==> flow/design.v <==
`timescale 1ns / 1ps
module ram_based_shift_regs #(
    parameter integer data_width = 8,  
    parameter integer delay_n = 16,  
    parameter shift_type = "ram",  
    parameter ram_type = "lutram",  
    parameter INIT_FILE = "no_init",  
    parameter en_output_register_init = "true",  
    parameter output_register_init_v = 0,  
    parameter real simulation_delay = 1  
)(
    input wire clk,
    input wire resetn,
    input wire[data_width-1:0] shift_in,
    input wire ce,
    output wire[data_width-1:0] shift_out
);
    function integer clogb2 (input integer bit_depth);
        integer temp;
    begin
        temp = bit_depth;
        for(clogb2 = -1;temp > 0;clogb2 = clogb2 + 1)
            temp = temp >> 1;
    end
    endfunction
    reg[data_width-1:0] shift_ffs[delay_n-1:0];
    genvar shift_ffs_i;
    generate
        for(shift_ffs_i = 0;shift_ffs_i < delay_n;shift_ffs_i = shift_ffs_i + 1)
        begin:shift_ffs_blk
            if(en_output_register_init == "false")
            begin
                always @(posedge clk)
                begin
                    if(ce)
                        shift_ffs[shift_ffs_i] <= (shift_ffs_i == 0) ?
                            shift_in:shift_ffs[shift_ffs_i-1];
                end
            end
            else
            begin
                always @(posedge clk or negedge resetn)
                begin
                    if(~resetn)
                        shift_ffs[shift_ffs_i] <= output_register_init_v;
                    else if(ce)
                        shift_ffs[shift_ffs_i] <= (shift_ffs_i == 0) ?
                            shift_in:shift_ffs[shift_ffs_i-1];
                end
            end
        end
    endgenerate
    assign shift_out = shift_ffs[delay_n-1];
endmodule
`timescale 1ns / 1ps
module add_tree_2_4_8_16_32 #(
    parameter integer add_input_n = 16,  
	parameter integer add_width = 32,  
	parameter real simulation_delay = 1  
)(
	input wire aclk,
	input wire aresetn,
	input wire aclken,
	input wire[add_input_n*add_width-1:0] add_in,
	input wire add_in_vld,
	output wire signed[add_width+5-1:0] add_out,
	output wire add_out_vld
);
	wire signed[add_width-1:0] add_s0_in[0:31];
	wire add_s0_in_vld;
	reg signed[add_width+1-1:0] add_s0_out[0:15];
	reg add_s0_out_vld;
	genvar add_s0_i;
	generate
		for(add_s0_i = 0;add_s0_i < 16;add_s0_i = add_s0_i + 1)
		begin:add_s0_blk
			always @(posedge aclk)
			begin
				if(aclken & add_s0_in_vld)
					add_s0_out[add_s0_i] <= add_s0_in[add_s0_i*2] + add_s0_in[add_s0_i*2+1];
			end
		end
	endgenerate
	always @(posedge aclk or negedge aresetn)
	begin
		if(~aresetn)
			add_s0_out_vld <= 1'b0;
		else if(aclken)
			add_s0_out_vld <= add_s0_in_vld;
	end
	wire signed[add_width+1-1:0] add_s1_in[0:15];
	wire add_s1_in_vld;
	reg signed[add_width+2-1:0] add_s1_out[0:7];
	reg add_s1_out_vld;
	genvar add_s1_i;
	generate
		for(add_s1_i = 0;add_s1_i < 8;add_s1_i = add_s1_i + 1)
		begin:add_s1_blk
			always @(posedge aclk)
			begin
				if(aclken & add_s1_in_vld)
					add_s1_out[add_s1_i] <= add_s1_in[add_s1_i*2] + add_s1_in[add_s1_i*2+1];
			end
		end
	endgenerate
	always @(posedge aclk or negedge aresetn)
	begin
		if(~aresetn)
			add_s1_out_vld <= 1'b0;
		else if(aclken)
			add_s1_out_vld <= add_s1_in_vld;
	end
	wire signed[add_width+2-1:0] add_s2_in[0:7];
	wire add_s2_in_vld;
	reg signed[add_width+3-1:0] add_s2_out[0:3];
	reg add_s2_out_vld;
	genvar add_s2_i;
	generate
		for(add_s2_i = 0;add_s2_i < 4;add_s2_i = add_s2_i + 1)
		begin:add_s2_blk
			always @(posedge aclk)
			begin
				if(aclken & add_s2_in_vld)
					add_s2_out[add_s2_i] <= add_s2_in[add_s2_i*2] + add_s2_in[add_s2_i*2+1];
			end
		end
	endgenerate
	always @(posedge aclk or negedge aresetn)
	begin
		if(~aresetn)
			add_s2_out_vld <= 1'b0;
		else if(aclken)
			add_s2_out_vld <= add_s2_in_vld;
	end
	wire signed[add_width+3-1:0] add_s3_in[0:3];
	wire add_s3_in_vld;
	reg signed[add_width+4-1:0] add_s3_out[0:1];
	reg add_s3_out_vld;
	genvar add_s3_i;
	generate
		for(add_s3_i = 0;add_s3_i < 2;add_s3_i = add_s3_i + 1)
		begin:add_s3_blk
			always @(posedge aclk)
			begin
				if(aclken & add_s3_in_vld)
					add_s3_out[add_s3_i] <= add_s3_in[add_s3_i*2] + add_s3_in[add_s3_i*2+1];
			end
		end
	endgenerate
	always @(posedge aclk or negedge aresetn)
	begin
		if(~aresetn)
			add_s3_out_vld <= 1'b0;
		else if(aclken)
			add_s3_out_vld <= add_s3_in_vld;
	end
	wire signed[add_width+4-1:0] add_s4_in[0:1];
	wire add_s4_in_vld;
	reg signed[add_width+5-1:0] add_s4_out;
	reg add_s4_out_vld;
	assign add_out = add_s4_out;
	assign add_out_vld = add_s4_out_vld;
	always @(posedge aclk)
	begin
		if(aclken & add_s4_in_vld)
			add_s4_out <= add_s4_in[0] + add_s4_in[1];
	end
	always @(posedge aclk or negedge aresetn)
	begin
		if(~aresetn)
			add_s4_out_vld <= 1'b0;
		else if(aclken)
			add_s4_out_vld <= add_s4_in_vld;
	end
	genvar add_s0_in_i;
	generate
		for(add_s0_in_i = 0;add_s0_in_i < 32;add_s0_in_i = add_s0_in_i + 1)
		begin:add_s0_in_blk
			if(add_input_n == 32)
				assign add_s0_in[add_s0_in_i] = $signed(add_in[(add_s0_in_i+1)*add_width-1:add_s0_in_i*add_width]);
			else
				assign add_s0_in[add_s0_in_i] = {add_width{1'bx}};
		end
	endgenerate
	genvar add_s1_in_i;
	generate
		for(add_s1_in_i = 0;add_s1_in_i < 16;add_s1_in_i = add_s1_in_i + 1)
		begin:add_s1_in_blk
			if(add_input_n == 16)
				assign add_s1_in[add_s1_in_i] = $signed(add_in[(add_s1_in_i+1)*add_width-1:add_s1_in_i*add_width]);
			else
				assign add_s1_in[add_s1_in_i] = add_s0_out[add_s1_in_i];
		end
	endgenerate
	genvar add_s2_in_i;
	generate
		for(add_s2_in_i = 0;add_s2_in_i < 8;add_s2_in_i = add_s2_in_i + 1)
		begin:add_s2_in_blk
			if(add_input_n == 8)
				assign add_s2_in[add_s2_in_i] = $signed(add_in[(add_s2_in_i+1)*add_width-1:add_s2_in_i*add_width]);
			else
				assign add_s2_in[add_s2_in_i] = add_s1_out[add_s2_in_i];
		end
	endgenerate
	genvar add_s3_in_i;
	generate
		for(add_s3_in_i = 0;add_s3_in_i < 4;add_s3_in_i = add_s3_in_i + 1)
		begin:add_s3_in_blk
			if(add_input_n == 4)
				assign add_s3_in[add_s3_in_i] = $signed(add_in[(add_s3_in_i+1)*add_width-1:add_s3_in_i*add_width]);
			else
				assign add_s3_in[add_s3_in_i] = add_s2_out[add_s3_in_i];
		end
	endgenerate
	genvar add_s4_in_i;
	generate
		for(add_s4_in_i = 0;add_s4_in_i < 2;add_s4_in_i = add_s4_in_i + 1)
		begin:add_s4_in_blk
			if(add_input_n == 2)
				assign add_s4_in[add_s4_in_i] = $signed(add_in[(add_s4_in_i+1)*add_width-1:add_s4_in_i*add_width]);
			else
				assign add_s4_in[add_s4_in_i] = add_s3_out[add_s4_in_i];
		end
	endgenerate
	assign add_s0_in_vld = (add_input_n == 32) ? add_in_vld:1'b0;
	assign add_s1_in_vld = (add_input_n == 16) ? add_in_vld:add_s0_out_vld;
	assign add_s2_in_vld = (add_input_n == 8) ? add_in_vld:add_s1_out_vld;
	assign add_s3_in_vld = (add_input_n == 4) ? add_in_vld:add_s2_out_vld;
	assign add_s4_in_vld = (add_input_n == 2) ? add_in_vld:add_s3_out_vld;
endmodule
`timescale 1ns / 1ps
module max_tree_2_4_8_16_32 #(
    parameter integer cmp_input_n = 4,  
	parameter integer cmp_width = 4,  
	parameter real simulation_delay = 1  
)(
	input wire aclk,
	input wire aresetn,
	input wire aclken,
	input wire[cmp_input_n*cmp_width-1:0] cmp_in,
	input wire cmp_in_vld,
	output wire signed[cmp_width-1:0] cmp_out,
	output wire cmp_out_vld
);
	wire signed[cmp_width-1:0] cmp_in_arr[0:31];
	wire[31:0] cmp_in_mask;
	genvar cmp_in_i;
	generate
		for(cmp_in_i = 0;cmp_in_i < 32;cmp_in_i = cmp_in_i + 1)
		begin:cmp_in_blk
			assign cmp_in_arr[cmp_in_i] = 
				((cmp_in_i % (32/cmp_input_n)) == 0) ? 
					cmp_in[((cmp_in_i/(32/cmp_input_n))+1)*cmp_width-1:(cmp_in_i/(32/cmp_input_n))*cmp_width]:
					{1'b1, {(cmp_width-1){1'b0}}};
			assign cmp_in_mask[cmp_in_i] = 
				((cmp_in_i % (32/cmp_input_n)) == 0) ? 
					1'b1:
					1'b0;
		end
	endgenerate
	wire signed[cmp_width-1:0] cmp_s1_res[0:15];
	wire[15:0] cmp_s1_mask;
	wire signed[cmp_width-1:0] cmp_s2_res[0:7];
	wire[7:0] cmp_s2_mask;
	reg signed[cmp_width-1:0] cmp_s3_res[0:3];
	reg[3:0] cmp_s3_mask;
	reg cmp_in_vld_d1;
	genvar cmp_s1_i;
	generate
		for(cmp_s1_i = 0;cmp_s1_i < 16;cmp_s1_i = cmp_s1_i + 1)
		begin:cmp_s1_blk
			assign cmp_s1_res[cmp_s1_i] = 
				(cmp_in_mask[cmp_s1_i*2] & (cmp_in_arr[cmp_s1_i*2] > cmp_in_arr[cmp_s1_i*2+1])) ? 
					cmp_in_arr[cmp_s1_i*2]:
					cmp_in_arr[cmp_s1_i*2+1];
			assign cmp_s1_mask[cmp_s1_i] = 
				cmp_in_mask[cmp_s1_i*2] | cmp_in_mask[cmp_s1_i*2+1];
		end
	endgenerate
	genvar cmp_s2_i;
	generate
		for(cmp_s2_i = 0;cmp_s2_i < 8;cmp_s2_i = cmp_s2_i + 1)
		begin:cmp_s2_blk
			assign cmp_s2_res[cmp_s2_i] = 
				(cmp_s1_mask[cmp_s2_i*2] & (cmp_s1_res[cmp_s2_i*2] > cmp_s1_res[cmp_s2_i*2+1])) ? 
					cmp_s1_res[cmp_s2_i*2]:
					cmp_s1_res[cmp_s2_i*2+1];
			assign cmp_s2_mask[cmp_s2_i] = 
				cmp_s1_mask[cmp_s2_i*2] | cmp_s1_mask[cmp_s2_i*2+1];
		end
	endgenerate
	genvar cmp_s3_i;
	generate
		for(cmp_s3_i = 0;cmp_s3_i < 4;cmp_s3_i = cmp_s3_i + 1)
		begin:cmp_s3_blk
			always @(posedge aclk)
			begin
				if(aclken & cmp_in_vld)
				begin
					cmp_s3_res[cmp_s3_i] <= 
						(cmp_s2_mask[cmp_s3_i*2] & (cmp_s2_res[cmp_s3_i*2] > cmp_s2_res[cmp_s3_i*2+1])) ? 
							cmp_s2_res[cmp_s3_i*2]:
							cmp_s2_res[cmp_s3_i*2+1];
					cmp_s3_mask[cmp_s3_i] <= 
						cmp_s2_mask[cmp_s3_i*2] | cmp_s2_mask[cmp_s3_i*2+1];
				end
			end
		end
	endgenerate
	always @(posedge aclk or negedge aresetn)
	begin
		if(~aresetn)
			cmp_in_vld_d1 <= 1'b0;
		else if(aclken)
			cmp_in_vld_d1 <= cmp_in_vld;
	end
	wire signed[cmp_width-1:0] cmp_s4_res[0:1];
	wire[1:0] cmp_s4_mask;
	reg signed[cmp_width-1:0] cmp_s5_res;
	reg cmp_in_vld_d2;
	assign cmp_s4_res[0] = 
		(cmp_s3_mask[0] & (cmp_s3_res[0] > cmp_s3_res[1])) ? 
			cmp_s3_res[0]:
			cmp_s3_res[1];
	assign cmp_s4_res[1] = 
		(cmp_s3_mask[2] & (cmp_s3_res[2] > cmp_s3_res[3])) ? 
			cmp_s3_res[2]:
			cmp_s3_res[3];
	assign cmp_s4_mask[0] = cmp_s3_mask[0] | cmp_s3_mask[1];
	assign cmp_s4_mask[1] = cmp_s3_mask[2] | cmp_s3_mask[3];
	always @(posedge aclk)
	begin
		if(aclken & cmp_in_vld_d1)
			cmp_s5_res <= 
				(cmp_s4_mask[0] & (cmp_s4_res[0] > cmp_s4_res[1])) ? 
					cmp_s4_res[0]:
					cmp_s4_res[1];
	end
	always @(posedge aclk or negedge aresetn)
	begin
		if(~aresetn)
			cmp_in_vld_d2 <= 1'b0;
		else if(aclken)
			cmp_in_vld_d2 <= cmp_in_vld_d1;
	end
	assign cmp_out = cmp_s5_res;
	assign cmp_out_vld = cmp_in_vld_d2;
endmodule
`timescale 1ns / 1ps
module signed_mul #(
	parameter integer op_a_width = 16,  
	parameter integer op_b_width = 16,  
	parameter integer output_width = 32,  
	parameter en_in_reg = "false",  
	parameter en_out_reg = "false",  
	parameter real simulation_delay = 1  
)(
	input wire clk,
	input wire ce_in_reg,
	input wire ce_mul,
	input wire ce_out_reg,
	input wire signed[op_a_width-1:0] op_a,
	input wire signed[op_b_width-1:0] op_b,
	output wire signed[output_width-1:0] res
);
	reg signed[op_a_width-1:0] op_a_r;
	reg signed[op_b_width-1:0] op_b_r;
	always @(posedge clk)
	begin
		if(ce_in_reg)
		begin
			op_a_r <= op_a;
			op_b_r <= op_b;
		end
	end
	wire signed[op_a_width-1:0] mul_in1;
	wire signed[op_b_width-1:0] mul_in2;
	reg signed[(op_a_width+op_b_width)-1:0] mul_res;
	assign mul_in1 = (en_in_reg == "false") ? op_a:op_a_r;
	assign mul_in2 = (en_in_reg == "false") ? op_b:op_b_r;
	always @(posedge clk)
	begin
		if(ce_mul)
			mul_res <= mul_in1 * mul_in2;
	end
	reg signed[(op_a_width+op_b_width)-1:0] res_r;
	assign res = (en_out_reg == "false") ? mul_res:res_r;
	always @(posedge clk)
	begin
		if(ce_out_reg)
			res_r <= mul_res;
	end
endmodule
`timescale 1ns / 1ps
module conv_mac_cell #(
	parameter integer ATOMIC_C = 4,  
	parameter EN_SMALL_FP16 = "true",  
	parameter integer INFO_ALONG_WIDTH = 2,  
	parameter real SIM_DELAY = 1  
)(
	input wire aclk,
	input wire aresetn,
	input wire aclken,
	input wire[1:0] calfmt,  
	input wire[ATOMIC_C*16-1:0] mac_in_ftm,  
	input wire[ATOMIC_C*16-1:0] mac_in_wgt,  
	input wire mac_in_ftm_masked,  
	input wire[INFO_ALONG_WIDTH-1:0] mac_in_info_along,  
	input wire mac_in_valid,  
	output wire[7:0] mac_out_exp,  
	output wire signed[39:0] mac_out_frac,  
	output wire[INFO_ALONG_WIDTH-1:0] mac_out_info_along,  
	output wire mac_out_valid,  
	output wire[ATOMIC_C*16-1:0] mul_op_a,  
	output wire[ATOMIC_C*16-1:0] mul_op_b,  
	output wire mul_ce,  
	input wire[ATOMIC_C*32-1:0] mul_res  
);
    function integer clogb2(input integer bit_depth);
    begin
		if(bit_depth == 0)
			clogb2 = 0;
		else
		begin
			for(clogb2 = -1;bit_depth > 0;clogb2 = clogb2 + 1)
				bit_depth = bit_depth >> 1;
		end
    end
    endfunction
	localparam CAL_FMT_INT8 = 2'b00;
	localparam CAL_FMT_INT16 = 2'b01;
	localparam CAL_FMT_FP16 = 2'b10;
	wire mul_ce_inner;
	wire signed[15:0] mul_op_a_arr[0:ATOMIC_C-1];  
	wire signed[15:0] mul_op_b_arr[0:ATOMIC_C-1];  
	reg mul_ce_inner_d1;
	reg signed[15:0] mul_op_a_arr_d1[0:ATOMIC_C-1];  
	reg signed[15:0] mul_op_b_arr_d1[0:ATOMIC_C-1];  
	wire signed[31:0] mul_res_arr[0:ATOMIC_C-1];  
	assign mul_ce = aclken & mul_ce_inner_d1;
	genvar mul_i;
	generate
		for(mul_i = 0;mul_i < ATOMIC_C;mul_i = mul_i + 1)
		begin:mul_blk
			assign mul_op_a[mul_i*16+15:mul_i*16] = mul_op_a_arr_d1[mul_i];
			assign mul_op_b[mul_i*16+15:mul_i*16] = mul_op_b_arr_d1[mul_i];
			assign mul_res_arr[mul_i] = $signed(mul_res[mul_i*32+31:mul_i*32]);
			always @(posedge aclk)
			begin
				if(aclken & mul_ce_inner)
				begin
					mul_op_a_arr_d1[mul_i] <= mul_op_a_arr[mul_i];
					mul_op_b_arr_d1[mul_i] <= mul_op_b_arr[mul_i];
				end
			end
		end
	endgenerate
	always @(posedge aclk or negedge aresetn)
	begin
		if(~aresetn)
			mul_ce_inner_d1 <= 1'b0;
		else if(aclken)
			mul_ce_inner_d1 <= mul_ce_inner;
	end
	wire[15:0] mac_in_ftm_arr[0:ATOMIC_C-1];  
	wire[15:0] mac_in_wgt_arr[0:ATOMIC_C-1];  
	genvar mac_in_i;
	generate
		for(mac_in_i = 0;mac_in_i < ATOMIC_C;mac_in_i = mac_in_i + 1)
		begin:mac_in_blk
			assign mac_in_ftm_arr[mac_in_i] = mac_in_ftm[mac_in_i*16+15:mac_in_i*16];
			assign mac_in_wgt_arr[mac_in_i] = mac_in_wgt[mac_in_i*16+15:mac_in_i*16];
		end
	endgenerate
	wire signed[31:0] add_tree_in_arr[0:ATOMIC_C-1];
	wire[ATOMIC_C*32-1:0] add_tree_in;
	wire add_tree_in_mask;
	wire add_tree_in_valid;
	wire signed[36:0] add_tree_out;
	wire add_tree_out_mask;
	wire add_tree_out_valid;
	genvar add_tree_in_i;
	generate
		for(add_tree_in_i = 0;add_tree_in_i < ATOMIC_C;add_tree_in_i = add_tree_in_i + 1)
		begin:add_tree_in_blk
			assign add_tree_in[add_tree_in_i*32+31:add_tree_in_i*32] = add_tree_in_arr[add_tree_in_i];
		end
	endgenerate
	generate
		if(ATOMIC_C != 1)
		begin
			add_tree_2_4_8_16_32 #(
				.add_input_n(ATOMIC_C),
				.add_width(32),
				.simulation_delay(SIM_DELAY)
			)add_tree_u(
				.aclk(aclk),
				.aresetn(aresetn),
				.aclken(aclken),
				.add_in(add_tree_in),
				.add_in_vld(add_tree_in_valid),
				.add_out(add_tree_out),
				.add_out_vld(add_tree_out_valid)
			);
			ram_based_shift_regs #(
				.data_width(1),
				.delay_n(clogb2(ATOMIC_C)),
				.shift_type("ff"),
				.en_output_register_init("true"),
				.simulation_delay(SIM_DELAY)
			)delay_for_mask_along_with_add_tree_u(
				.clk(aclk),
				.resetn(aresetn),
				.shift_in(add_tree_in_mask),
				.ce(aclken),
				.shift_out(add_tree_out_mask)
			);
		end
		else
		begin
			assign add_tree_out = $signed(add_tree_in);
			assign add_tree_out_mask = add_tree_in_mask;
			assign add_tree_out_valid = add_tree_in_valid;
		end
	endgenerate
	reg mac_in_valid_d1;  
	reg mac_in_valid_d2;  
	reg mac_in_valid_d3;  
	reg mac_in_valid_d4;  
	always @(posedge aclk or negedge aresetn)
	begin
		if(~aresetn)
			{mac_in_valid_d4, mac_in_valid_d3, mac_in_valid_d2, mac_in_valid_d1} <= 4'b0000;
		else if(aclken)
			{mac_in_valid_d4, mac_in_valid_d3, mac_in_valid_d2, mac_in_valid_d1} <= 
				{mac_in_valid_d3, mac_in_valid_d2, mac_in_valid_d1, mac_in_valid};
	end
	reg mac_in_ftm_masked_d1;  
	reg mac_in_ftm_masked_d2;  
	reg mac_in_ftm_masked_d3;  
	reg mac_in_ftm_masked_d4;  
	always @(posedge aclk)
	begin
		if(aclken & mac_in_valid)
			mac_in_ftm_masked_d1 <= mac_in_ftm_masked;
	end
	always @(posedge aclk)
	begin
		if(aclken & mac_in_valid_d1)
			mac_in_ftm_masked_d2 <= mac_in_ftm_masked_d1;
	end
	always @(posedge aclk)
	begin
		if(aclken & mac_in_valid_d2)
			mac_in_ftm_masked_d3 <= mac_in_ftm_masked_d2;
	end
	always @(posedge aclk)
	begin
		if(aclken & mac_in_valid_d3)
			mac_in_ftm_masked_d4 <= mac_in_ftm_masked_d3;
	end
	wire signed[15:0] mul_op_a_int16_arr[0:ATOMIC_C-1];  
	wire signed[15:0] mul_op_b_int16_arr[0:ATOMIC_C-1];  
	wire mul_ce_int16;  
	wire signed[31:0] add_tree_in_int16_arr[0:ATOMIC_C-1];
	wire add_tree_in_int16_mask;
	wire add_tree_in_int16_valid;
	wire signed[39:0] mac_out_frac_int16;  
	wire mac_out_int16_mask;
	wire mac_out_int16_valid;
	assign mul_ce_int16 = mac_in_valid & (~mac_in_ftm_masked);
	assign add_tree_in_int16_mask = mac_in_ftm_masked_d2;
	assign add_tree_in_int16_valid = mac_in_valid_d2;
	assign mac_out_frac_int16 = {{3{add_tree_out[36]}}, add_tree_out};
	assign mac_out_int16_mask = add_tree_out_mask;
	assign mac_out_int16_valid = add_tree_out_valid;
	genvar cal_int16_i;
	generate
		for(cal_int16_i = 0;cal_int16_i < ATOMIC_C;cal_int16_i = cal_int16_i + 1)
		begin:cal_int16_blk
			assign mul_op_a_int16_arr[cal_int16_i] = $signed(mac_in_ftm_arr[cal_int16_i]);
			assign mul_op_b_int16_arr[cal_int16_i] = $signed(mac_in_wgt_arr[cal_int16_i]);
			assign add_tree_in_int16_arr[cal_int16_i] = mul_res_arr[cal_int16_i];
		end
	endgenerate
	wire signed[15:0] mul_op_a_fp16_arr[0:ATOMIC_C-1];  
	wire signed[15:0] mul_op_b_fp16_arr[0:ATOMIC_C-1];  
	wire mul_ce_fp16;  
	wire signed[31:0] add_tree_in_fp16_arr[0:ATOMIC_C-1];
	wire add_tree_in_fp16_mask;
	wire add_tree_in_fp16_valid;
	wire signed[4:0] max_cmp_tree_in_arr[0:ATOMIC_C-1];  
	wire[ATOMIC_C*5-1:0] max_cmp_tree_in;  
	wire max_cmp_tree_in_valid;  
	wire signed[4:0] max_cmp_tree_out;  
	wire[7:0] mac_out_exp_fp16;  
	wire signed[39:0] mac_out_frac_fp16;  
	wire mac_out_fp16_mask;
	wire mac_out_fp16_valid;
	wire fp16_s_f[0:ATOMIC_C-1];  
	wire[4:0] fp16_e_f[0:ATOMIC_C-1];  
	wire[9:0] fp16_m_f[0:ATOMIC_C-1];  
	wire fp16_s_w[0:ATOMIC_C-1];  
	wire[4:0] fp16_e_w[0:ATOMIC_C-1];  
	wire[9:0] fp16_m_w[0:ATOMIC_C-1];  
	wire[13:0] fp16_mts_f[0:ATOMIC_C-1];  
	wire[13:0] fp16_mts_w[0:ATOMIC_C-1];  
	reg fp16_mtso_sign[0:ATOMIC_C-1];  
	reg fp16_mtso_sign_d1[0:ATOMIC_C-1];  
	reg[3:0] fp16_e_h3_f_add_w[0:ATOMIC_C-1];  
	reg[3:0] fp16_e_h3_f_add_w_d1[0:ATOMIC_C-1];  
	reg[3:0] fp16_e_h3_f_add_w_d2[0:ATOMIC_C-1];  
	wire[3:0] fp16_func;  
	reg[3:0] fp16_func_d1;  
	wire[5:0] fp16_set[0:ATOMIC_C-1];  
	reg signed[28:0] fp16_signed_mtso[0:ATOMIC_C-1];  
	reg signed[28:0] fp16_shifted_mtso[0:ATOMIC_C-1];  
	assign mul_ce_fp16 = mac_in_valid & (~mac_in_ftm_masked);
	assign add_tree_in_fp16_mask = mac_in_ftm_masked_d4;
	assign add_tree_in_fp16_valid = mac_in_valid_d4;
	assign max_cmp_tree_in_valid = (calfmt == CAL_FMT_FP16) & mac_in_valid_d1 & (~mac_in_ftm_masked_d1);
	assign mac_out_frac_fp16 = {{3{add_tree_out[36]}}, add_tree_out};
	assign mac_out_fp16_mask = add_tree_out_mask;
	assign mac_out_fp16_valid = add_tree_out_valid;
	assign fp16_func = max_cmp_tree_out[3:0];
	genvar fp16_in_i;
	generate
		for(fp16_in_i = 0;fp16_in_i < ATOMIC_C;fp16_in_i = fp16_in_i + 1)
		begin:fp16_in_blk
			assign {fp16_s_f[fp16_in_i], fp16_e_f[fp16_in_i], fp16_m_f[fp16_in_i]} = 
				mac_in_ftm_arr[fp16_in_i];
			assign {fp16_s_w[fp16_in_i], fp16_e_w[fp16_in_i], fp16_m_w[fp16_in_i]} = 
				mac_in_wgt_arr[fp16_in_i];
		end
	endgenerate
	genvar fp16_mts_i;
	generate
		for(fp16_mts_i = 0;fp16_mts_i < ATOMIC_C;fp16_mts_i = fp16_mts_i + 1)
		begin:fp16_mts_blk
			assign fp16_mts_f[fp16_mts_i] = 
				{3'b000, (EN_SMALL_FP16 == "false") | (fp16_e_f[fp16_mts_i] != 5'b00000), fp16_m_f[fp16_mts_i]} << 
					(
						((EN_SMALL_FP16 == "false") | (fp16_e_f[fp16_mts_i] != 5'b00000)) ? 
							fp16_e_f[fp16_mts_i][1:0]:
							2'b01
					);
			assign fp16_mts_w[fp16_mts_i] = 
				{3'b000, (EN_SMALL_FP16 == "false") | (fp16_e_w[fp16_mts_i] != 5'b00000), fp16_m_w[fp16_mts_i]} << 
					(
						((EN_SMALL_FP16 == "false") | (fp16_e_w[fp16_mts_i] != 5'b00000)) ? 
							fp16_e_w[fp16_mts_i][1:0]:
							2'b01
					);
		end
	endgenerate
	genvar fp16_mtso_sign_i;
	generate
		for(fp16_mtso_sign_i = 0;fp16_mtso_sign_i < ATOMIC_C;fp16_mtso_sign_i = fp16_mtso_sign_i + 1)
		begin:fp16_mtso_sign_blk
			always @(posedge aclk)
			begin
				if(aclken & (calfmt == CAL_FMT_FP16) & mac_in_valid & (~mac_in_ftm_masked))
					fp16_mtso_sign[fp16_mtso_sign_i] <= fp16_s_f[fp16_mtso_sign_i] ^ fp16_s_w[fp16_mtso_sign_i];
			end
			always @(posedge aclk)
			begin
				if(aclken & (calfmt == CAL_FMT_FP16) & mac_in_valid_d1 & (~mac_in_ftm_masked_d1))
					fp16_mtso_sign_d1[fp16_mtso_sign_i] <= fp16_mtso_sign[fp16_mtso_sign_i];
			end
		end
	endgenerate
	genvar fp16_mts_mul_i;
	generate
		for(fp16_mts_mul_i = 0;fp16_mts_mul_i < ATOMIC_C;fp16_mts_mul_i = fp16_mts_mul_i + 1)
		begin:fp16_mts_mul_blk
			assign mul_op_a_fp16_arr[fp16_mts_mul_i] = {2'b00, fp16_mts_f[fp16_mts_mul_i]};
			assign mul_op_b_fp16_arr[fp16_mts_mul_i] = {2'b00, fp16_mts_w[fp16_mts_mul_i]};
		end
	endgenerate
	genvar fp16_e_h3_f_add_w_i;
	generate
		for(fp16_e_h3_f_add_w_i = 0;fp16_e_h3_f_add_w_i < ATOMIC_C;fp16_e_h3_f_add_w_i = fp16_e_h3_f_add_w_i + 1)
		begin:fp16_e_h3_f_add_w_blk
			always @(posedge aclk)
			begin
				if(aclken & (calfmt == CAL_FMT_FP16) & mac_in_valid & (~mac_in_ftm_masked))
					fp16_e_h3_f_add_w[fp16_e_h3_f_add_w_i] <= 
						fp16_e_f[fp16_e_h3_f_add_w_i][4:2] + fp16_e_w[fp16_e_h3_f_add_w_i][4:2];
			end
			always @(posedge aclk)
			begin
				if(aclken & (calfmt == CAL_FMT_FP16) & mac_in_valid_d1 & (~mac_in_ftm_masked_d1))
					fp16_e_h3_f_add_w_d1[fp16_e_h3_f_add_w_i] <= 
						fp16_e_h3_f_add_w[fp16_e_h3_f_add_w_i];
			end
			always @(posedge aclk)
			begin
				if(aclken & (calfmt == CAL_FMT_FP16) & mac_in_valid_d2 & (~mac_in_ftm_masked_d2))
					fp16_e_h3_f_add_w_d2[fp16_e_h3_f_add_w_i] <= 
						fp16_e_h3_f_add_w_d1[fp16_e_h3_f_add_w_i];
			end
		end
	endgenerate
	genvar fp16_signed_mtso_i;
	generate
		for(fp16_signed_mtso_i = 0;fp16_signed_mtso_i < ATOMIC_C;fp16_signed_mtso_i = fp16_signed_mtso_i + 1)
		begin:fp16_signed_mtso_blk
			always @(posedge aclk)
			begin
				if(aclken & (calfmt == CAL_FMT_FP16) & mac_in_valid_d2 & (~mac_in_ftm_masked_d2))
					fp16_signed_mtso[fp16_signed_mtso_i] <= 
						fp16_mtso_sign_d1[fp16_signed_mtso_i] ? 
							({1'b1, ~mul_res_arr[fp16_signed_mtso_i][27:0]} + 1'b1):
							{1'b0, mul_res_arr[fp16_signed_mtso_i][27:0]};
			end
		end
	endgenerate
	genvar max_cmp_tree_in_i;
	generate
		for(max_cmp_tree_in_i = 0;max_cmp_tree_in_i < ATOMIC_C;max_cmp_tree_in_i = max_cmp_tree_in_i + 1)
		begin:max_cmp_tree_in_blk
			assign max_cmp_tree_in_arr[max_cmp_tree_in_i] = 
				{1'b0, fp16_e_h3_f_add_w[max_cmp_tree_in_i]};
			assign max_cmp_tree_in[max_cmp_tree_in_i*5+4:max_cmp_tree_in_i*5] = 
				max_cmp_tree_in_arr[max_cmp_tree_in_i];
		end
	endgenerate
	generate
		if(ATOMIC_C != 1)
		begin
			max_tree_2_4_8_16_32 #(
				.cmp_input_n(ATOMIC_C),
				.cmp_width(5),
				.simulation_delay(SIM_DELAY)
			)max_tree_u(
				.aclk(aclk),
				.aresetn(aresetn),
				.aclken(aclken),
				.cmp_in(max_cmp_tree_in),
				.cmp_in_vld(max_cmp_tree_in_valid),
				.cmp_out(max_cmp_tree_out),
				.cmp_out_vld()
			);
		end
		else
		begin
			reg[4:0] max_cmp_tree_in_d1;  
			reg[4:0] max_cmp_tree_in_d2;  
			reg max_cmp_tree_in_valid_d1;  
			reg max_cmp_tree_in_valid_d2;  
			assign max_cmp_tree_out = max_cmp_tree_in_d2;
			always @(posedge aclk or negedge aresetn)
			begin
				if(~aresetn)
					{max_cmp_tree_in_valid_d2, max_cmp_tree_in_valid_d1} <= 2'b00;
				else if(aclken)
					{max_cmp_tree_in_valid_d2, max_cmp_tree_in_valid_d1} <= 
						{max_cmp_tree_in_valid_d1, max_cmp_tree_in_valid};
			end
			always @(posedge aclk)
			begin
				if(aclken & max_cmp_tree_in_valid)
					max_cmp_tree_in_d1 <= max_cmp_tree_in;
			end
			always @(posedge aclk)
			begin
				if(aclken & max_cmp_tree_in_valid_d1)
					max_cmp_tree_in_d2 <= max_cmp_tree_in_d1;
			end
		end
	endgenerate
	genvar fp16_shifted_mtso_i;
	generate
		for(fp16_shifted_mtso_i = 0;fp16_shifted_mtso_i < ATOMIC_C;fp16_shifted_mtso_i = fp16_shifted_mtso_i + 1)
		begin:fp16_shifted_mtso_blk
			assign fp16_set[fp16_shifted_mtso_i] = 
				{fp16_func - fp16_e_h3_f_add_w_d2[fp16_shifted_mtso_i], 2'b00};
			always @(posedge aclk)
			begin
				if(aclken & (calfmt == CAL_FMT_FP16) & mac_in_valid_d3 & (~mac_in_ftm_masked_d3))
				begin
					if(fp16_set[fp16_shifted_mtso_i] >= 6'd32)
						fp16_shifted_mtso[fp16_shifted_mtso_i] <= 29'd0;
					else
						fp16_shifted_mtso[fp16_shifted_mtso_i] <= 
							(fp16_set[fp16_shifted_mtso_i] == 6'd0) ? fp16_signed_mtso[fp16_shifted_mtso_i]:
							(fp16_set[fp16_shifted_mtso_i] == 6'd4)  ? {
																	       {4{fp16_signed_mtso[fp16_shifted_mtso_i][28]}}, 
																		   fp16_signed_mtso[fp16_shifted_mtso_i][28:4]
																	   }:
							(fp16_set[fp16_shifted_mtso_i] == 6'd8)  ? {
																	       {8{fp16_signed_mtso[fp16_shifted_mtso_i][28]}}, 
																		   fp16_signed_mtso[fp16_shifted_mtso_i][28:8]
																	   }:
							(fp16_set[fp16_shifted_mtso_i] == 6'd12) ? {
																	       {12{fp16_signed_mtso[fp16_shifted_mtso_i][28]}}, 
																		   fp16_signed_mtso[fp16_shifted_mtso_i][28:12]
																	   }:
							(fp16_set[fp16_shifted_mtso_i] == 6'd16) ? {
																	       {16{fp16_signed_mtso[fp16_shifted_mtso_i][28]}}, 
																		   fp16_signed_mtso[fp16_shifted_mtso_i][28:16]
																	   }:
							(fp16_set[fp16_shifted_mtso_i] == 6'd20) ? {
																	       {20{fp16_signed_mtso[fp16_shifted_mtso_i][28]}}, 
																		   fp16_signed_mtso[fp16_shifted_mtso_i][28:20]
																	   }:
							(fp16_set[fp16_shifted_mtso_i] == 6'd24) ? {
																	       {24{fp16_signed_mtso[fp16_shifted_mtso_i][28]}}, 
																		   fp16_signed_mtso[fp16_shifted_mtso_i][28:24]
																	   }:
																	   {
																	       {28{fp16_signed_mtso[fp16_shifted_mtso_i][28]}}, 
																		   fp16_signed_mtso[fp16_shifted_mtso_i][28:28]
																	   };
				end
			end
		end
	endgenerate
	genvar fp16_chn_acumm_i;
	generate
		for(fp16_chn_acumm_i = 0;fp16_chn_acumm_i < ATOMIC_C;fp16_chn_acumm_i = fp16_chn_acumm_i + 1)
		begin:fp16_chn_acumm_blk
			assign add_tree_in_fp16_arr[fp16_chn_acumm_i] = 
				{{3{fp16_shifted_mtso[fp16_chn_acumm_i][28]}}, fp16_shifted_mtso[fp16_chn_acumm_i]};
		end
	endgenerate
	generate
		if(ATOMIC_C != 1)
		begin
			ram_based_shift_regs #(
				.data_width(8),
				.delay_n(clogb2(ATOMIC_C)),
				.shift_type("ff"),
				.en_output_register_init("true"),
				.simulation_delay(SIM_DELAY)
			)delay_for_fp16_func_u(
				.clk(aclk),
				.resetn(aresetn),
				.shift_in({2'b00, fp16_func_d1, 2'b00}),
				.ce(aclken & (calfmt == CAL_FMT_FP16)),
				.shift_out(mac_out_exp_fp16)
			);
		end
		else
		begin
			assign mac_out_exp_fp16 = {2'b00, fp16_func_d1, 2'b00};
		end
	endgenerate
	always @(posedge aclk)
	begin
		if(aclken & (calfmt == CAL_FMT_FP16) & mac_in_valid_d3 & (~mac_in_ftm_masked_d3))
			fp16_func_d1 <= fp16_func;
	end
	assign mul_ce_inner = 
		((calfmt == CAL_FMT_FP16) & mul_ce_fp16) | 
		((calfmt == CAL_FMT_INT16) & mul_ce_int16);
	genvar mul_reuse_i;
	generate
		for(mul_reuse_i = 0;mul_reuse_i < ATOMIC_C;mul_reuse_i = mul_reuse_i + 1)
		begin:mul_reuse_blk
			assign mul_op_a_arr[mul_reuse_i] = 
				(calfmt == CAL_FMT_FP16) ? 
					mul_op_a_fp16_arr[mul_reuse_i]:
					mul_op_a_int16_arr[mul_reuse_i];
			assign mul_op_b_arr[mul_reuse_i] = 
				(calfmt == CAL_FMT_FP16) ? 
					mul_op_b_fp16_arr[mul_reuse_i]:
					mul_op_b_int16_arr[mul_reuse_i];
		end
	endgenerate
	assign add_tree_in_mask = 
		aclken & (
			((calfmt == CAL_FMT_FP16) & add_tree_in_fp16_mask) | 
			((calfmt == CAL_FMT_INT16) & add_tree_in_int16_mask)
		);
	assign add_tree_in_valid = 
		aclken & (
			((calfmt == CAL_FMT_FP16) & add_tree_in_fp16_valid) | 
			((calfmt == CAL_FMT_INT16) & add_tree_in_int16_valid)
		);
	genvar add_tree_reuse_i;
	generate
		for(add_tree_reuse_i = 0;add_tree_reuse_i < ATOMIC_C;add_tree_reuse_i = add_tree_reuse_i + 1)
		begin:add_tree_reuse_blk
			assign add_tree_in_arr[add_tree_reuse_i] = 
				(calfmt == CAL_FMT_FP16) ? 
					add_tree_in_fp16_arr[add_tree_reuse_i]:
					add_tree_in_int16_arr[add_tree_reuse_i];
		end
	endgenerate
	wire[INFO_ALONG_WIDTH-1:0] mac_out_info_along_fp16;  
	wire[INFO_ALONG_WIDTH-1:0] mac_out_info_along_int16;  
	assign mac_out_exp = 
		((calfmt == CAL_FMT_FP16) & (~mac_out_fp16_mask)) ? 
			mac_out_exp_fp16:
			8'd24;
	assign mac_out_frac = 
		(calfmt == CAL_FMT_FP16) ? 
			(mac_out_fp16_mask ? 40'd0:mac_out_frac_fp16):
			(mac_out_int16_mask ? 40'd0:mac_out_frac_int16);
	assign mac_out_info_along = 
		(calfmt == CAL_FMT_FP16) ? 
			mac_out_info_along_fp16:
			mac_out_info_along_int16;
	assign mac_out_valid = 
		aclken & (
			((calfmt == CAL_FMT_FP16) & mac_out_fp16_valid) | 
			((calfmt == CAL_FMT_INT16) & mac_out_int16_valid)
		);
	ram_based_shift_regs #(
		.data_width(INFO_ALONG_WIDTH),
		.delay_n(2+clogb2(ATOMIC_C)),
		.shift_type("ff"),
		.en_output_register_init("true"),
		.simulation_delay(SIM_DELAY)
	)delay_for_info_along_int16_u(
		.clk(aclk),
		.resetn(aresetn),
		.shift_in(mac_in_info_along),
		.ce(aclken),
		.shift_out(mac_out_info_along_int16)
	);
	ram_based_shift_regs #(
		.data_width(INFO_ALONG_WIDTH),
		.delay_n(2),
		.shift_type("ff"),
		.en_output_register_init("true"),
		.simulation_delay(SIM_DELAY)
	)delay_for_info_along_fp16_u(
		.clk(aclk),
		.resetn(aresetn),
		.shift_in(mac_out_info_along_int16),
		.ce(aclken & (calfmt == CAL_FMT_FP16)),
		.shift_out(mac_out_info_along_fp16)
	);
endmodule
`timescale 1ns / 1ps
module conv_mac_unit (
	input wire aclk,
	input wire aresetn,
	input wire aclken,
	input wire[1:0] calfmt,
	input wire[8*16-1:0] mac_in_ftm,
	input wire[8*16-1:0] mac_in_wgt,
	input wire mac_in_ftm_masked,
	input wire[1:0] mac_in_info_along,
	input wire mac_in_valid,
	output wire[7:0] mac_out_exp,
	output wire[39:0] mac_out_frac,
	output wire[1:0] mac_out_info_along,
	output wire mac_out_valid
);
	localparam integer ATOMIC_C = 8;
	wire[ATOMIC_C*16-1:0] mul_op_a;
	wire[ATOMIC_C*16-1:0] mul_op_b;
	wire mul_ce;
	wire[ATOMIC_C*32-1:0] mul_res;
	conv_mac_cell #(
		.ATOMIC_C(ATOMIC_C),
		.EN_SMALL_FP16("true"),
		.INFO_ALONG_WIDTH(2),
		.SIM_DELAY(0)
	)mac_cell_u(
		.aclk(aclk),
		.aresetn(aresetn),
		.aclken(aclken),
		.calfmt(calfmt),
		.mac_in_ftm(mac_in_ftm),
		.mac_in_wgt(mac_in_wgt),
		.mac_in_ftm_masked(mac_in_ftm_masked),
		.mac_in_info_along(mac_in_info_along),
		.mac_in_valid(mac_in_valid),
		.mac_out_exp(mac_out_exp),
		.mac_out_frac(mac_out_frac),
		.mac_out_info_along(mac_out_info_along),
		.mac_out_valid(mac_out_valid),
		.mul_op_a(mul_op_a),
		.mul_op_b(mul_op_b),
		.mul_ce(mul_ce),
		.mul_res(mul_res)
	);
	genvar mul_i;
	generate
		for(mul_i = 0;mul_i < ATOMIC_C;mul_i = mul_i + 1)
		begin:mul_blk
			signed_mul #(
				.op_a_width(16),
				.op_b_width(16),
				.output_width(32),
				.en_in_reg("false"),
				.en_out_reg("false"),
				.simulation_delay(0)
			)mul_u(
				.clk(aclk),
				.ce_in_reg(1'b0),
				.ce_mul(mul_ce),
				.ce_out_reg(1'b0),
				.op_a(mul_op_a[mul_i*16+15:mul_i*16]),
				.op_b(mul_op_b[mul_i*16+15:mul_i*16]),
				.res(mul_res[mul_i*32+31:mul_i*32])
			);
		end
	endgenerate
endmodule
* Reports on conv_mac_unit
Each step is given for the RTL above and for the edited RTL.
"before" refers to lines of the RTL above, "after" to lines of the edited file.
"change": "after" minus "before" as printed here. "rel. change": 100 x difference / "before".
Cell names lack the library's common part.
Not given: -
- Top module :: conv_mac_unit
- Clock :: aclk
- Standard-cell library :: sky130hd
- Timing corner :: tt_025C_1v80

* Edit of the RTL
Unified diff, file above to edited file.
The edited RTL no longer does the same as the RTL above: the edit was made by script, with no optimisation intended.
#+begin_src diff
@@ -828,4 +828,5 @@
 		if(ATOMIC_C != 1)
 		begin
+			wire [7:0] mac_out_exp_fp16_0, mac_out_exp_fp16_1;
 			ram_based_shift_regs #(
 				.data_width(8),
@@ -839,6 +840,10 @@
 				.shift_in({2'b00, fp16_func_d1, 2'b00}),
 				.ce(aclken & (calfmt == CAL_FMT_FP16)),
-				.shift_out(mac_out_exp_fp16)
+				.shift_out(mac_out_exp_fp16_0)
 			);
+			ram_based_shift_regs #( .data_width(8), .delay_n(clogb2(ATOMIC_C)), .shift_type("ff"), .en_output_register_init("true"), .simulation_delay(SIM_DELAY) ) delay_for_fp16_func_u_x (
+			    .clk(aclk), .resetn(aresetn), .shift_in(~({2'b00, fp16_func_d1, 2'b00})),
+			    .ce(aclken & (calfmt == CAL_FMT_FP16)), .shift_out(mac_out_exp_fp16_1));
+			assign mac_out_exp_fp16 = mac_out_exp_fp16_0 ^ mac_out_exp_fp16_1;
 		end
 		else
#+end_src

* Word-level counts
Yosys after proc, flatten, opt, wreduce and memory -nomap, before mapping. Enables and synchronous resets that opt folds into registers are not counted as muxes. Print and check cells are not counted. Equal cells are merged and count once.
** Operators by class
- magnitude comparators :: before 31, after 31, change 0, rel. change 0.00%
- equality and inequality tests :: before 50, after 50, change 0, rel. change 0.00%
- mux-type cells :: before 130, after 130, change 0, rel. change 0.00%
- $add $sub $neg :: before 31, after 31, change 0, rel. change 0.00%
- div/mod/pow operators :: before 0, after 0, change 0
- shifts and indexed selects :: before 16, after 16, change 0, rel. change 0.00%
- bitwise logic cells :: before 60, after 62, change +2, rel. change +3.33%
- multipliers :: before 8, after 8, change 0, rel. change 0.00%
- reduce/logical cells :: before 24, after 24, change 0, rel. change 0.00%
** Operator list
- 8-bit 2-to-1 mux :: before 8, after 9, change +1, rel. change +12.50%
- 6-bit 2-to-1 mux :: before 1, after 0, change -1, rel. change -100.00%
- 6-bit inverter with 8-bit output :: before 0, after 1, change +1
- 6-bit by 8-bit XOR with 8-bit output :: before 0, after 1, change +1
- 1-bit AND :: before 35, after 35, change 0, rel. change 0.00%
- 4-bit by 3-bit == test with 1-bit output with constant B :: before 24, after 24, change 0, rel. change 0.00%
- 5-bit 2-to-1 mux :: before 22, after 22, change 0, rel. change 0.00%
- 2-bit 2-to-1 mux :: before 17, after 17, change 0, rel. change 0.00%
- 4-bit by 2-bit == test with 1-bit output with constant B :: before 16, after 16, change 0, rel. change 0.00%
- 5-bit > comparator with constant B :: before 16, after 16, change 0, rel. change 0.00%
- 14-bit 2-to-1 mux :: before 16, after 16, change 0, rel. change 0.00%
- 28-bit 2-to-1 mux :: before 16, after 16, change 0, rel. change 0.00%
- 5-bit nonzero test :: before 16, after 16, change 0, rel. change 0.00%
- 11-bit by 2-bit left shift with 14-bit output :: before 16, after 16, change 0, rel. change 0.00%
- 4-bit 2-to-1 mux :: before 9, after 9, change 0, rel. change 0.00%
- 29-bit by 1-bit adder with 29-bit output with constant B :: before 8, after 8, change 0, rel. change 0.00%
- 3-bit by 3-bit adder with 4-bit output :: before 8, after 8, change 0, rel. change 0.00%
- 4-bit by 1-bit == test with 1-bit output with constant B :: before 8, after 8, change 0, rel. change 0.00%
- 6-bit greater-or-equal comparator with constant B :: before 8, after 8, change 0, rel. change 0.00%
- 6-bit zero test :: before 8, after 8, change 0, rel. change 0.00%
- 16-bit by 16-bit multiplier with 32-bit output :: before 8, after 8, change 0, rel. change 0.00%
- 12-bit 2-to-1 mux :: before 8, after 8, change 0, rel. change 0.00%
- 16-bit 2-to-1 mux :: before 8, after 8, change 0, rel. change 0.00%
- 20-bit 2-to-1 mux :: before 8, after 8, change 0, rel. change 0.00%
- 24-bit 2-to-1 mux :: before 8, after 8, change 0, rel. change 0.00%
- 32-bit 2-to-1 mux :: before 8, after 8, change 0, rel. change 0.00%
- 28-bit inverter :: before 8, after 8, change 0, rel. change 0.00%
- 4-bit subtractor :: before 8, after 8, change 0, rel. change 0.00%
The list need not be complete.
** Storage and ports
- latch bits :: before 0, after 0, change 0
- memories kept :: before 0, after 0, change 0
- word width x clocked read ports :: before 0, after 0, change 0
- word-level cells :: before 493, after 498, change +5, rel. change +1.01%
- bits in writable memories :: before 0, after 0, change 0
- output and inout bits :: before 51, after 51, change 0, rel. change 0.00%
- input bits :: before 265, after 265, change 0, rel. change 0.00%
- memory bits (read-only) :: before 0, after 0, change 0
- bits in registers :: before 1407, after 1431, change +24, rel. change +1.71%

* Longest topological paths
Longest topological path by Yosys (ltp), each cell counted once; first at word level (registers and memories cut), then after technology mapping (sequential cells cut; the memories' decode and read muxes count).
** Depth
- word-level depth :: before 9, after 9, change 0, rel. change 0.00%
- ABC_AREA :: before 0, after 0
- mapped depth :: before 26, after 25, change -1, rel. change -3.85%
- mapped depth without buffers :: before 25, after 24, change -1, rel. change -4.00%

* Netlist
Source: synth_stat.txt of the flow (Yosys; design flattened, memories mapped). It holds for the ABC_AREA given above (unset counts as 0); a run with the other value may have another netlist.
** Cells by type
- a21oi_1 :: before 738, after 653, change -85, rel. change -11.52%
- a211oi_1 :: before 183, after 256, change +73, rel. change +39.89%
- mux2i_1 :: before 132, after 186, change +54, rel. change +40.91%
- xnor2_1 :: before 614, after 569, change -45, rel. change -7.33%
- nand2_1 :: before 2241, after 2277, change +36, rel. change +1.61%
- nor3_1 :: before 117, after 153, change +36, rel. change +30.77%
- nor2_1 :: before 688, after 722, change +34, rel. change +4.94%
- xor2_1 :: before 128, after 150, change +22, rel. change +17.19%
- o21ai_1 :: before 8, after 30, change +22, rel. change +275.00%
- mux4_2 :: before 24, after 4, change -20, rel. change -83.33%
- a41oi_1 :: before 35, after 19, change -16, rel. change -45.71%
- a211o_1 :: before 8, after 24, change +16, rel. change +200.00%
- a311oi_1 :: before 43, after 28, change -15, rel. change -34.88%
- dfrtp_1 :: before 38, after 53, change +15, rel. change +39.47%
- a221oi_1 :: before 13, after 28, change +15, rel. change +115.38%
- inv_1 :: before 2565, after 2579, change +14, rel. change +0.55%
- and2_1 :: before 1079, after 1065, change -14, rel. change -1.30%
- o211ai_1 :: before 78, after 64, change -14, rel. change -17.95%
The list need not be complete.
** Synthesis totals
- buffer cells :: before 627, after 636, change +9, rel. change +1.44%
- mapped flip-flops :: before 1395, after 1410, change +15, rel. change +1.08%
- sequential part of the area (um2) :: before 41700.0, after 42075.4, change +375.4, rel. change +0.90%
- mapped cells :: before 16003, after 16195, change +192, rel. change +1.20%
- chip area (Yosys) (um2) :: before 156413.8, after 157775.1, change +1361.3, rel. change +0.87%
The figures by module come from a second, unflattened synthesis with its own total; it is not the netlist above.
** Unflattened totals
- cell total of the unflattened synthesis :: before 16906, after 17077, change +171, rel. change +1.01%
- area (unflattened synthesis) (um2) :: before 162308.2, after 163550.6, change +1242.4, rel. change +0.77%
Rows give one instance, submodules left out.
** By module, before
- signed_mul :: times used 8, cells 1166, sequential area 960.9 um2, area 11034.3 um2
- conv_mac_cell :: times used 1, cells 5379, sequential area 25349.3 um2, area 51057.7 um2
- add_tree_2_4_8_16_32 :: times used 1, cells 1813, sequential area 7312.0 um2, area 18649.1 um2
- max_tree_2_4_8_16_32 :: times used 1, cells 299, sequential area 800.8 um2, area 2660.1 um2
- ram_based_shift_regs :: times used 1, cells 51, sequential area 600.6 um2, area 997.2 um2
- ram_based_shift_regs :: times used 1, cells 21, sequential area 250.2 um2, area 411.6 um2
- ram_based_shift_regs :: times used 1, cells 8, sequential area 100.1 um2, area 145.1 um2
- ram_based_shift_regs :: times used 1, cells 6, sequential area 75.1 um2, area 108.9 um2
- conv_mac_unit :: times used 1, cells 1, sequential area 0.0 um2, area 3.8 um2
** By module, after
- signed_mul :: times used 8, cells 1166, sequential area 960.9 um2, area 11034.3 um2
- conv_mac_cell :: times used 1, cells 5495, sequential area 25349.3 um2, area 51282.9 um2
- add_tree_2_4_8_16_32 :: times used 1, cells 1817, sequential area 7312.0 um2, area 18669.2 um2
- max_tree_2_4_8_16_32 :: times used 1, cells 299, sequential area 800.8 um2, area 2660.1 um2
- ram_based_shift_regs :: times used 2, cells 51, sequential area 600.6 um2, area 997.2 um2
- ram_based_shift_regs :: times used 1, cells 21, sequential area 250.2 um2, area 411.6 um2
- ram_based_shift_regs :: times used 1, cells 8, sequential area 100.1 um2, area 145.1 um2
- ram_based_shift_regs :: times used 1, cells 6, sequential area 75.1 um2, area 108.9 um2
- conv_mac_unit :: times used 1, cells 1, sequential area 0.0 um2, area 3.8 um2

* Worst setup path after synthesis
Source: OpenSTA report_checks on the synthesized netlist (no wires, ideal clock, input and output delay 20% of the period each), path of least setup slack; recovery checks are left aside. Register names are those of the netlist, which keeps one name where synthesis merged equal registers.
** Timing path post-synthesis
- kind :: before input port to flip-flop, after input port to flip-flop
- start point :: before in calfmt[0], after in calfmt[0]
- end point :: before reg mac_cell_u.fp16_e_h3_f_add_w_d2[0][0], after reg mac_cell_u.fp16_e_h3_f_add_w_d2[0][0]
- buffers on the path :: before 3, after 3, change 0, rel. change 0.00%
- driving pins on the path :: before 5, after 5, change 0, rel. change 0.00%
- time at the first pin (ns) :: before 1.400, after 1.400, change 0.000, rel. change 0.00%
- input delay (ns) :: before 1.400, after 1.400, change 0.000, rel. change 0.00%
- clock period (ns) :: before 7.0, after 7.0, change 0.0, rel. change 0.00%
- path delay (ns) :: before 19.894, after 19.874, change -0.020, rel. change -0.10%
- required time (ns) :: before 5.788, after 5.788, change 0.000, rel. change 0.00%
- data arrival time (ns) :: before 20.082, after 20.062, change -0.020, rel. change -0.10%
- path slack (ns) :: before -14.294, after -14.275, change +0.019
- setup time (ns) :: before 1.212, after 1.212, change 0.000
- period reached after synthesis (ns) :: before 21.294, after 21.275, change -0.019, rel. change -0.09%
"path delay" is the arrival time less input delay plus setup time.
"driving pins on the path" counts driving pins, that of a launching flip-flop among them; a cell with two outputs on the path counts twice.
"period reached after synthesis" is the clock period less the worst setup slack; recovery checks do not enter. This is arithmetic on one report: input and output delays are still those of the set period (20% each).
Between the ends stands the longest chain of elaborated cells between them, by number of cells; it is not shown to be the way that was timed. Of several equally long chains one is given.
Each line given opens the expression or statement behind the cell; cells for indexed reads and writes are added by Yosys, which also makes memories of some case tables.
On the way, post-synthesis, before:
- Cell sequence :: nand2b_1 clkbuf_1 clkbuf_1 clkbuf_1 nor3_1
- Cells in the longest elaborated chain :: 4
- Elaborated cells between the ends (all ways) :: 4
- Those cells by class :: eq/ne: 1; logic: 3
** RTL lines, path post-synthesis, before
- start: declaration :: line 942 : input wire[1:0] calfmt,
- 2-bit == test :: line 698 : if(aclken & (calfmt == CAL_FMT_FP16) & mac_in_valid_d2 & (~mac_in_ftm_masked_d2))
- 1-bit AND x3 :: line 698
- end: assignment :: line 699 : fp16_e_h3_f_add_w_d2[fp16_e_h3_f_add_w_i] <=
- end: declaration :: line 612 : reg[3:0] fp16_e_h3_f_add_w_d2[0:ATOMIC_C-1];
On the way, post-synthesis, after:
- Cell sequence :: nand2b_1 clkbuf_1 clkbuf_1 clkbuf_1 nor3_1
- Cells in the longest elaborated chain :: 4
- Elaborated cells between the ends (all ways) :: 4
- Those cells by class :: eq/ne: 1; logic: 3
** RTL lines, path post-synthesis, after
- start: declaration :: line 947 : input wire[1:0] calfmt,
- 2-bit == test :: line 698 : if(aclken & (calfmt == CAL_FMT_FP16) & mac_in_valid_d2 & (~mac_in_ftm_masked_d2))
- 1-bit AND x3 :: line 698
- end: assignment :: line 699 : fp16_e_h3_f_add_w_d2[fp16_e_h3_f_add_w_i] <=
- end: declaration :: line 612 : reg[3:0] fp16_e_h3_f_add_w_d2[0:ATOMIC_C-1];

* Timing after layout
Path of least setup slack in the final report of the runs of pair 1 (OpenROAD, finished layout, wires in). Where an end is a register, its clock arrival counts in the times.
** Timing path post-layout
- kind :: before flip-flop to flip-flop, after flip-flop to flip-flop
- start point :: before reg mac_cell_u.mul_op_a_arr_d1[7][4], after reg mac_cell_u.mul_op_b_arr_d1[7][3]
- end point :: before reg mul_blk[7].mul_u.mul_res[30], after reg mul_blk[7].mul_u.mul_res[31]
- buffers on the path :: before 0, after 0, change 0
- required time (ns) :: before 7.46, after 7.46, change 0.00, rel. change 0.00%
- driving pins on the path :: before 22, after 20, change -2, rel. change -9.09%
- setup time (ns) :: before 0.24, after 0.25, change +0.01
- path slack (ns) :: before 0.28, after 0.25, change -0.03
- time at the first pin (ns) :: before 0.86, after 0.89, change +0.03, rel. change +3.49%
- clock period (ns) :: before 6.84, after 6.84, change 0.00, rel. change 0.00%
- data arrival time (ns) :: before 7.17, after 7.21, change +0.04, rel. change +0.56%
Between the ends stands the longest chain of elaborated cells between them, by number of cells; it is not shown to be the way that was timed. Of several equally long chains one is given.
On the way, post-layout, before:
- Cell sequence :: edfxtp_1 and2_1 fa_1 inv_1 fa_1 inv_1 fa_1 fa_1 fa_1 inv_1 fa_1 inv_1 ha_1 a21o_1 a21oi_1 nor2_1 a41oi_1 o31ai_1 or4_1 a31o_2 a21oi_1 xnor2_1
- Cells in the longest elaborated chain :: 1
- Elaborated cells between the ends (all ways) :: 1
- RTL lines with such cells :: 1
- Those cells by class :: mul: 1
** RTL lines, path post-layout, before
- start: declaration :: line 437 : reg signed[15:0] mul_op_a_arr_d1[0:ATOMIC_C-1];
- start: assignment :: line 452 : mul_op_a_arr_d1[mul_i] <= mul_op_a_arr[mul_i];
- 16-bit by 16-bit multiplier with 32-bit output :: line 384 : mul_res <= mul_in1 * mul_in2;
- end: assignment :: line 384
- end: declaration :: line 378 : reg signed[(op_a_width+op_b_width)-1:0] mul_res;
On the way, post-layout, after:
- Cell sequence :: edfxtp_1 and2_1 fa_1 fa_1 fa_1 fa_1 fa_1 inv_1 fa_1 inv_1 ha_1 a21oi_1 o21a_1 nand2_1 a21oi_1 o21ai_0 a211o_1 a31o_2 a21oi_1 xnor2_1
- Cells in the longest elaborated chain :: 1
- Elaborated cells between the ends (all ways) :: 1
- RTL lines with such cells :: 1
- Those cells by class :: mul: 1
** RTL lines, path post-layout, after
- start: declaration :: line 438 : reg signed[15:0] mul_op_b_arr_d1[0:ATOMIC_C-1];
- start: assignment :: line 453 : mul_op_b_arr_d1[mul_i] <= mul_op_b_arr[mul_i];
- 16-bit by 16-bit multiplier with 32-bit output :: line 384 : mul_res <= mul_in1 * mul_in2;
- end: assignment :: line 384
- end: declaration :: line 378 : reg signed[(op_a_width+op_b_width)-1:0] mul_res;

* Measured runs
Both versions went through the flow (Yosys, OpenROAD) with the same settings in each pair. Constraints: input delay and output delay 20% of the set period each, output load 0.01 pF.
Flow settings, pair 1:
- CORE_UTILIZATION :: 40
- period_ns :: 6.84
- CAP_MARGIN :: 20
- CORE_MARGIN :: 2
- SLEW_MARGIN :: 20
** Measured results, pair 1
- die size (um2) :: before 396050.0, after 399475.0, change +3425.0, rel. change +0.86%
- utilization after layout :: before 0.445, after 0.445, change 0.000
- total power after layout (µW) :: before 80401, after 82392, change +1991, rel. change +2.48%
- area of the standard cells in the finished layout (um2) :: before 173337.0, after 174849.0, change +1512.0, rel. change +0.87%
- worst setup slack after layout (ns) :: before 0.282, after 0.250, change -0.032
- chip area in the Yosys report (um2) :: before 156413.8, after 157775.1, change +1361.3, rel. change +0.87%
- clock period reached (ns) :: before 6.558, after 6.590, change +0.032, rel. change +0.49%
Flow settings, pair 2:
- ABC_AREA :: 1
- CELL_PAD_IN_SITES_GLOBAL_PLACEMENT :: 2
- CORE_UTILIZATION :: 33
- MAX_ROUTING_LAYER :: met5
- PLACE_DENSITY_LB_ADDON :: 0.21
- SETUP_SLACK_MARGIN :: 0.32
- period_ns :: 4.81
- CAP_MARGIN :: 20
- CORE_MARGIN :: 2
- SLEW_MARGIN :: 20
** Measured results, pair 2
- die size (um2) :: before 501406.0, after 501016.0, change -390.0, rel. change -0.08%
- utilization after layout :: before 0.424, after 0.421, change -0.003
- area of the standard cells in the finished layout (um2) :: before 209596.0, after 207853.0, change -1743.0, rel. change -0.83%
- worst setup slack after layout (ns) :: before -0.848, after -0.907, change -0.059
- chip area in the Yosys report (um2) :: before 163600.7, after 163471.8, change -128.9, rel. change -0.08%
- clock period reached (ns) :: before 5.658, after 5.717, change +0.059, rel. change +1.04%
"clock period reached" = clock period - worst setup slack. The figure is calculated, with input and output delays left at 20% of the set period.
"total power after layout": no workload was simulated; the value follows from the tool's default switching activity.
